==> flow/design.v <==
`timescale 1ns/1ps
module processor(a,b,instruction,clk,rst,y);
    input [31:0] a,b;
    input [31:0] instruction;
    input clk, rst;
    wire [31:0] rs1, rs2;
    output [31:0] y;
    wire [31:0] rd;
    wire [4:0] rs1_address, rs2_address, rd_address;
    wire [6:0] opcode, p;
    wire [2:0] func;
    wire [3:0] cs;
    instruction_decoder id(instruction,opcode,clk,p,func,rs1_address,rs2_address,rd_address);
    register_bank rg(a,b,rs1_address,rs2_address,rd_address,rd,rs1,rs2,rst,clk);
    controller cn(p,func,cs);
    alu ar(rs1,rs2,cs,rd,y);
endmodule
`timescale 1ns/1ps
module instruction_decoder(instruction,opcode,clk,p,func,rs1_address,rs2_address,rd_address);
    input [31:0] instruction;
    input clk;
    output reg [6:0] opcode, p;
    output reg [2:0] func;
    output reg [4:0] rs1_address, rs2_address, rd_address;
    always@(instruction) begin
        opcode = instruction[6:0];
        p = instruction[31:25];
        func = instruction[14:12];
        rs1_address = instruction[19:15];
        rs2_address = instruction[24:20];
        rd_address = instruction[11:7];
    end
endmodule
`timescale 1ns/1ps
module register_bank (a,b,rs1_address,rs2_address,rd_address,rd,rs1,rs2,rst,clk);
    input [31:0] a,b,rd;
    input [4:0] rs1_address,rs2_address,rd_address;
    input rst,clk;
    output reg [31:0] rs1,rs2;
    always@(posedge clk) begin
        if(rst==0) begin
            rs1 <= (rs1_address==rs2_address) ? b : a;
            rs2 <= b;
        end
    end
endmodule
`timescale 1ns/1ps
module controller(p,func,cs);
    input [2:0] func;
    input [6:0] p;
    output reg [3:0] cs;
    always@(func,p) begin
        cs = {p[5],func};
    end
endmodule
`timescale 1ns/1ps
module alu(rs1,rs2,cs,rd,y);
    input [3:0] cs;
    output reg [31:0] y;
    input [31:0] rs1, rs2;
    output reg [31:0] rd;
    wire signed [31:0] sA = rs1;
    wire signed [31:0] sB = rs2;
    parameter
      ADD = 4'b0000,
      SUB = 4'b1000,
      SLL = 4'b0001,
      SLT = 4'b0010,
      SLTU = 4'b0011,
      XOR = 4'b0100,
      SRL = 4'b0101,
      SRA = 4'b1101,
      OR = 4'b0110,
      AND = 4'b0111;
    always@(cs,rs1,rs2) begin
    case(cs)
        ADD: begin
            rd = rs1+rs2;
            y=rd;
        end
        SUB: begin
            rd = rs1-rs2;
            y=rd;
        end
        SLL:begin
            rd = rs1 << rs2[4:0];
            y=rd;
        end
        SLT: begin
            rd = {31'd0,(sA < sB)};
            y=rd;
        end
        SLTU: begin
            rd = {31'd0,(rs1 < rs2)};
            y=rd;
        end
        XOR: begin
            rd = rs1 ^ rs2;
            y=rd;
        end
        SRL: begin
            rd = rs1 >> rs2[4:0];
            y=rd;
        end
        SRA: begin
            rd = sA >>> rs2[4:0];
            y=rd;
        end
        OR: begin
            rd = rs1 | rs2;
            y=rd;
        end
        AND: begin
            rd = rs1 & rs2;
            y=rd;
        end
        default: begin
            rd = 0; y=rd;
        end
    endcase
    end
endmodule
Hand-over note for processor

Tool chain data of processor. Module processor before and after one edit of its RTL, step after step. "before" refers to lines of the RTL above, "after" to lines of the edited file. "difference": "after" minus "before" as printed here. "relative change": 100 x difference / "before". A cell with n/a has no value.

Top: processor. Clock port: clk. Standard-cell library: sky130hd. Timing corner: tt_025C_1v80.

Diff. Unified diff, file above to edited file. A script made this edit. It was not meant as an optimisation and need not keep what the design does.

```diff
@@ -5,5 +5,5 @@
     input clk, rst;
     wire [31:0] rs1, rs2;
-    output [31:0] y;
+    output [15:0] y;
     wire [31:0] rd;
     wire [4:0] rs1_address, rs2_address, rd_address;
```

After elaboration. Yosys after proc, flatten, opt, wreduce and memory -nomap, before mapping. Enables and synchronous resets that opt folds into registers are not counted as muxes. Memory bits, and registers merged into a memory's read port (data or address), are not among the register bits. Print and check cells are not counted.

Operators by class: add/subtract/negate cells (before 2, after 2, difference 0, relative change 0.00%); multiply operators (before 0, after 0, difference 0); div/mod/pow operators (before 0, after 0, difference 0); magnitude comparators (before 2, after 2, difference 0, relative change 0.00%); equality and inequality tests (before 10, after 10, difference 0, relative change 0.00%); shift-type cells (before 3, after 3, difference 0, relative change 0.00%); muxes and demuxes (before 2, after 2, difference 0, relative change 0.00%); bitwise logic cells (before 3, after 3, difference 0, relative change 0.00%); reductions and logical operators (before 1, after 1, difference 0, relative change 0.00%).

Operators with widths: 32-bit adder (before 1, after 0, difference -1, relative change -100.00%); 32-bit AND (before 1, after 0, difference -1, relative change -100.00%); 32-bit OR (before 1, after 0, difference -1, relative change -100.00%); 32-bit parallel mux with 10-bit select (before 1, after 0, difference -1, relative change -100.00%); 32-bit by 5-bit left shift with 32-bit output (before 1, after 0, difference -1, relative change -100.00%); 32-bit by 5-bit right shift with 32-bit output (before 1, after 0, difference -1, relative change -100.00%); 32-bit by 5-bit >>> shifter with 32-bit output (before 1, after 0, difference -1, relative change -100.00%); 32-bit subtractor (before 1, after 0, difference -1, relative change -100.00%); 32-bit XOR (before 1, after 0, difference -1, relative change -100.00%); 16-bit adder (before 0, after 1, difference +1); 16-bit AND (before 0, after 1, difference +1); 16-bit OR (before 0, after 1, difference +1); 16-bit parallel mux with 10-bit select (before 0, after 1, difference +1); 32-bit by 5-bit left shift with 16-bit output (before 0, after 1, difference +1); 32-bit by 5-bit right shift with 16-bit output (before 0, after 1, difference +1); 32-bit by 5-bit >>> shifter with 16-bit output (before 0, after 1, difference +1); 16-bit subtractor (before 0, after 1, difference +1); 16-bit XOR (before 0, after 1, difference +1); 4-bit by 3-bit equality test with 1-bit output (second input constant) (before 4, after 4, difference 0, relative change 0.00%); 4-bit by 2-bit equality test with 1-bit output (second input constant) (before 2, after 2, difference 0, relative change 0.00%); 4-bit equality test (second input constant) (before 2, after 2, difference 0, relative change 0.00%); 32-bit less-than comparator (before 2, after 2, difference 0, relative change 0.00%); 4-bit by 1-bit equality test with 1-bit output (second input constant) (before 1, after 1, difference 0, relative change 0.00%); 5-bit equality test (before 1, after 1, difference 0, relative change 0.00%); 4-bit logical NOT (before 1, after 1, difference 0, relative change 0.00%); 32-bit two-way mux (before 1, after 1, difference 0, relative change 0.00%).

Storage and ports: register bits after elaboration (before 64, after 64, difference 0, relative change 0.00%); latch bits (before 0, after 0, difference 0); bits in writable memories (before 0, after 0, difference 0); memory bits (read-only) (before 0, after 0, difference 0); word width x clocked read ports (before 0, after 0, difference 0); memories kept (before 0, after 0, difference 0); input bits (before 98, after 98, difference 0, relative change 0.00%); output and inout bits (before 32, after 16, difference -16, relative change -50.00%); elaborated cells (before 25, after 25, difference 0, relative change 0.00%).

Depth. Depth = most cells in a row (Yosys ltp): at word level without a register or memory, in the mapped netlist without a sequential cell, where the memories' decode and read muxes count.

Logic depth: depth after elaboration (before 2, after 2, difference 0, relative change 0.00%); ABC_AREA (before 0, after 0); gate-level depth with buffers (before 14, after 15, difference +1, relative change +7.14%); depth with buffers taken out (before 12, after 13, difference +1, relative change +8.33%).

Netlist. Yosys stat after the flow's synthesis: flattened, memories mapped to cells. It holds for the ABC_AREA given above (unset counts as 0); a run with the other value may have another netlist.

Synthesis totals: standard cells after synthesis (before 1392, after 821, difference -571, relative change -41.02%); chip area (Yosys) (sq um) (before 11000.6, after 7902.6, difference -3098.0, relative change -28.16%); flip-flop cells (before 64, after 64, difference 0, relative change 0.00%).

Cell types: sky130_fd_sc_hd__nor2_1 (before 189, after 64, difference -125, relative change -66.14%); sky130_fd_sc_hd__a21oi_1 (before 145, after 37, difference -108, relative change -74.48%); sky130_fd_sc_hd__o21ai_0 (before 86, after 33, difference -53, relative change -61.63%); sky130_fd_sc_hd__clkbuf_1 (before 57, after 17, difference -40, relative change -70.18%); sky130_fd_sc_hd__nand2_1 (before 85, after 55, difference -30, relative change -35.29%); sky130_fd_sc_hd__inv_1 (before 91, after 63, difference -28, relative change -30.77%); sky130_fd_sc_hd__nor3_1 (before 41, after 20, difference -21, relative change -51.22%); sky130_fd_sc_hd__a211oi_1 (before 34, after 15, difference -19, relative change -55.88%); sky130_fd_sc_hd__ha_1 (before 98, after 80, difference -18, relative change -18.37%); sky130_fd_sc_hd__o221ai_1 (before 16, after 2, difference -14, relative change -87.50%); sky130_fd_sc_hd__mux2i_1 (before 37, after 49, difference +12, relative change +32.43%); sky130_fd_sc_hd__o31ai_1 (before 18, after 7, difference -11, relative change -61.11%); sky130_fd_sc_hd__nand2b_1 (before 15, after 4, difference -11, relative change -73.33%); sky130_fd_sc_hd__o21ai_1 (before 14, after 3, difference -11, relative change -78.57%); sky130_fd_sc_hd__a211o_1 (before 13, after 2, difference -11, relative change -84.62%); sky130_fd_sc_hd__o21bai_1 (before 13, after 2, difference -11, relative change -84.62%); sky130_fd_sc_hd__xnor2_1 (before 11, after 22, difference +11, relative change +100.00%); sky130_fd_sc_hd__o22ai_1 (before 14, after 4, difference -10, relative change -71.43%).

Not every row of either side is listed. By module: a second synthesis without flattening, with its own total; a netlist apart from the flattened one above.

Unflattened totals: cell total of the unflattened synthesis (before 1453, after 1453, difference 0, relative change 0.00%); area (unflattened synthesis) (sq um) (before 11629.9, after 11629.9, difference 0.0, relative change 0.00%).

Each row is one instance without its submodules.

Modules, before: alu (instances 1, cells 1310, area 8974.9 sq um, sequential area 0.0 sq um); register_bank (instances 1, cells 107, area 2384.8 sq um, sequential area 1921.8 sq um); instruction_decoder (instances 1, cells 32, area 240.2 sq um, sequential area 0.0 sq um); controller (instances 1, cells 4, area 30.0 sq um, sequential area 0.0 sq um); processor (instances 1, cells 0, area 0.0 sq um, sequential area 0.0 sq um).

Modules, after: alu (instances 1, cells 1310, area 8974.9 sq um, sequential area 0.0 sq um); register_bank (instances 1, cells 107, area 2384.8 sq um, sequential area 1921.8 sq um); instruction_decoder (instances 1, cells 32, area 240.2 sq um, sequential area 0.0 sq um); controller (instances 1, cells 4, area 30.0 sq um, sequential area 0.0 sq um); processor (instances 1, cells 0, area 0.0 sq um, sequential area 0.0 sq um).

Path before layout. OpenSTA on the mapped netlist: ideal clock, no wires. The path of least setup slack (recovery checks aside). Input and output delay are each 20% of the period. Register names are those of the netlist, which keeps one name where synthesis merged equal registers.

Timing path post-synthesis: kind (before flip-flop to output port, after input port to output port); start (before reg rg.rs2[2], after in instruction[12]); end (before out y[28], after out y[10]); clock period (ns) (before 7.0, after 7.0, difference 0.0, relative change 0.00%); external input delay (ns) (after 1.400); output delay (ns) (before 1.400, after 1.400, difference 0.000, relative change 0.00%); time at the first pin (ns) (before 0.000, after 1.400, difference +1.400); arrival (ns) (before 3.767, after 4.173, difference +0.406, relative change +10.78%); data required time (ns) (before 5.600, after 5.600, difference 0.000, relative change 0.00%); setup slack (ns) (before 1.833, after 1.427, difference -0.406); path delay (ns) (before 3.767, after 2.773, difference -0.994, relative change -26.39%); stages on the path (before 15, after 12, difference -3, relative change -20.00%); synthesis period reached (ns) (before 5.167, after 5.573, difference +0.406, relative change +7.86%).

"path delay" is the arrival time less input delay plus setup time. A path that ends at an output port has no setup time. "stages on the path": output pins that drive a net of the path, with the launching flip-flop's if there is one; two outputs of one cell count as two. "synthesis period reached" is the clock period less the worst setup slack; recovery checks do not enter. This is arithmetic on one report: input and output delays are still those of the set period (20% each). Between the ends stands the longest chain of elaborated cells between them, by number of cells; it is not shown to be the way that was timed. Of several equally long chains one is given. Each line given opens the expression or statement behind the cell; cells for indexed reads and writes are added by Yosys, which also makes memories of some case tables.

Between the ends, post-synthesis, before:
Cell sequence: sky130_fd_sc_hd__edfxtp_1 -> sky130_fd_sc_hd__clkinv_1 -> sky130_fd_sc_hd__buf_1 -> sky130_fd_sc_hd__clkbuf_1 -> sky130_fd_sc_hd__buf_2 -> sky130_fd_sc_hd__ha_1 -> sky130_fd_sc_hd__nor2b_1 -> sky130_fd_sc_hd__o2111a_1 -> sky130_fd_sc_hd__o31ai_1 -> sky130_fd_sc_hd__o31a_1 -> sky130_fd_sc_hd__o31ai_2 -> sky130_fd_sc_hd__nor3_1 -> sky130_fd_sc_hd__o31a_1 -> sky130_fd_sc_hd__a211o_1 -> sky130_fd_sc_hd__a211o_1. Cells in the longest elaborated chain: 2.

Ends and longest elaborated chain, post-synthesis, before: start, declared (line 39) `output reg [31:0] rs1,rs2;`; start, assigned (line 43) `rs2 <= b;`; 32-bit subtractor (line 82) `rd = rs1-rs2;`; 32-bit parallel mux with 10-bit select (line 76) `case(cs)`; end, declared (line 7) `output [31:0] y;`.

Between the ends, post-synthesis, after:
Cell sequence: sky130_fd_sc_hd__buf_2 -> sky130_fd_sc_hd__nor3_1 -> sky130_fd_sc_hd__and2_1 -> sky130_fd_sc_hd__buf_2 -> sky130_fd_sc_hd__mux2i_1 -> sky130_fd_sc_hd__fa_1 -> sky130_fd_sc_hd__a211oi_1 -> sky130_fd_sc_hd__o21ai_0 -> sky130_fd_sc_hd__a21oi_2 -> sky130_fd_sc_hd__xor2_1 -> sky130_fd_sc_hd__nor2_1 -> sky130_fd_sc_hd__or4_1. Cells in the longest elaborated chain: 2.

Ends and longest elaborated chain, post-synthesis, after: start, declared (line 4) `input [31:0] instruction;`; 4-bit by 3-bit equality test with 1-bit output (line 76) `case(cs)`; 16-bit parallel mux with 10-bit select (line 76); end, declared (line 7) `output [15:0] y;`.

Timing after layout. From the final timing report of each run of set A: the path of least setup slack in the routed layout; clock arrival at registers is part of the times.

Timing path after layout: kind (before flip-flop to output port, after input port to output port); start (before reg rg.rs2[1], after in instruction[14]); end (before out y[28], after out y[11]); clock period (ns) (before 6.27, after 6.27, difference 0.00, relative change 0.00%); external input delay (ns) (after 1.25); output delay (ns) (before 1.25, after 1.25, difference 0.00, relative change 0.00%); time at the first pin (ns) (before 0.34, after 1.25, difference +0.91, relative change +267.65%); arrival (ns) (before 4.76, after 4.84, difference +0.08, relative change +1.68%); data required time (ns) (before 5.02, after 5.02, difference 0.00, relative change 0.00%); setup slack (ns) (before 0.26, after 0.18, difference -0.08); stages on the path (before 13, after 16, difference +3, relative change +23.08%).

Between the ends stands the longest chain of elaborated cells between them, by number of cells; it is not shown to be the way that was timed. Of several equally long chains one is given.

Between the ends, after layout, before:
Cell sequence: sky130_fd_sc_hd__edfxtp_1 -> sky130_fd_sc_hd__inv_1 -> sky130_fd_sc_hd__fa_1 -> sky130_fd_sc_hd__nor2b_1 -> sky130_fd_sc_hd__o2111a_1 -> sky130_fd_sc_hd__o31ai_1 -> sky130_fd_sc_hd__o31a_1 -> sky130_fd_sc_hd__o31ai_2 -> sky130_fd_sc_hd__nor3_1 -> sky130_fd_sc_hd__o31a_1 -> sky130_fd_sc_hd__a211o_1 -> sky130_fd_sc_hd__a211o_1 -> sky130_fd_sc_hd__clkdlybuf4s50_1. Cells in the longest elaborated chain: 2.

Ends and longest elaborated chain, after layout, before: start, declared (line 39) `output reg [31:0] rs1,rs2;`; start, assigned (line 43) `rs2 <= b;`; 32-bit subtractor (line 82) `rd = rs1-rs2;`; 32-bit parallel mux with 10-bit select (line 76) `case(cs)`; end, declared (line 7) `output [31:0] y;`.

Between the ends, after layout, after:
Cell sequence: sky130_fd_sc_hd__clkdlybuf4s50_1 -> sky130_fd_sc_hd__nor3_2 -> sky130_fd_sc_hd__and2_1 -> sky130_fd_sc_hd__buf_4 -> sky130_fd_sc_hd__buf_4 -> sky130_fd_sc_hd__a21oi_1 -> sky130_fd_sc_hd__xnor2_1 -> sky130_fd_sc_hd__ha_1 -> sky130_fd_sc_hd__buf_4 -> sky130_fd_sc_hd__o21ai_0 -> sky130_fd_sc_hd__a21o_1 -> sky130_fd_sc_hd__o21ba_2 -> sky130_fd_sc_hd__o21a_1 -> sky130_fd_sc_hd__or3_1 -> sky130_fd_sc_hd__a31o_1 -> sky130_fd_sc_hd__clkdlybuf4s50_1. Cells in the longest elaborated chain: 2.

Ends and longest elaborated chain, after layout, after: start, declared (line 4) `input [31:0] instruction;`; 4-bit by 3-bit equality test with 1-bit output (line 76) `case(cs)`; 16-bit parallel mux with 10-bit select (line 76); end, declared (line 7) `output [15:0] y;`.

Measured runs. Both versions went through the flow (Yosys, OpenROAD) with the same settings in each pair. Constraints: input delay and output delay 20% of the set period each, output load 0.01 pF.

Flow settings, set A:
The entry for CORE_UTILIZATION reads 40. The entry for period_ns reads 6.27. Under CAP_MARGIN stands 20. CORE_MARGIN: 2. SLEW_MARGIN: 20.

Results, set A: synthesized cell area (sq um) (before 11000.6, after 7902.6, difference -3098.0, relative change -28.16%); die footprint (sq um) (before 28843.9, after 20896.1, difference -7947.8, relative change -27.55%); standard-cell area after layout (sq um) (before 12789.8, after 9599.2, difference -3190.6, relative change -24.95%); utilization of the finished layout (%) (before 47.5, after 49.5, difference +2.0); setup slack of the critical path (ns) (before 0.256, after 0.180, difference -0.076); total negative setup slack (ns) (before 0.000, after 0.000, difference 0.000); worst hold slack in the final report (ns) (before 1.493, after 1.494, difference +0.001); power (uW) (before 2487, after 1876, difference -611, relative change -24.57%); clock period achieved (ns) (before 6.014, after 6.090, difference +0.076, relative change +1.26%).

Flow settings, set B:
Under CAP_MARGIN stands 20. CORE_MARGIN: 10. The entry for CORE_UTILIZATION reads 43. Under CTS_CLUSTER_DIAMETER stands 309. For CTS_CLUSTER_SIZE the number is 64. For GPL_TIMING_DRIVEN the number is 1. Under SETUP_SLACK_MARGIN stands -0.04. SLEW_MARGIN: 40. The entry for period_ns reads 10.1.

Results, set B: synthesized cell area (sq um) (before 11000.6, after 7902.6, difference -3098.0, relative change -28.16%); die footprint (sq um) (before 32380.2, after 24200.5, difference -8179.7, relative change -25.26%); standard-cell area after layout (sq um) (before 12529.5, after 9242.6, difference -3286.9, relative change -26.23%); utilization of the finished layout (%) (before 49.8, after 51.3, difference +1.5); setup slack of the critical path (ns) (before 1.890, after 1.607, difference -0.283); total negative setup slack (ns) (before 0.000, after 0.000, difference 0.000); worst hold slack in the final report (ns) (before 2.260, after 2.245, difference -0.015); power (uW) (before 1487, after 1136, difference -351, relative change -23.60%); clock period achieved (ns) (before 8.210, after 8.493, difference +0.283, relative change +3.45%).

"clock period achieved": clock period set for the run, less the worst setup slack. It is reckoned from that one timing run; input and output delays stay at 20% of the period that was set. By "power" is meant OpenSTA's value without simulated activity: inputs other than the clock are taken to toggle once in ten clock periods, and the tool carries that through the logic.

End of note.
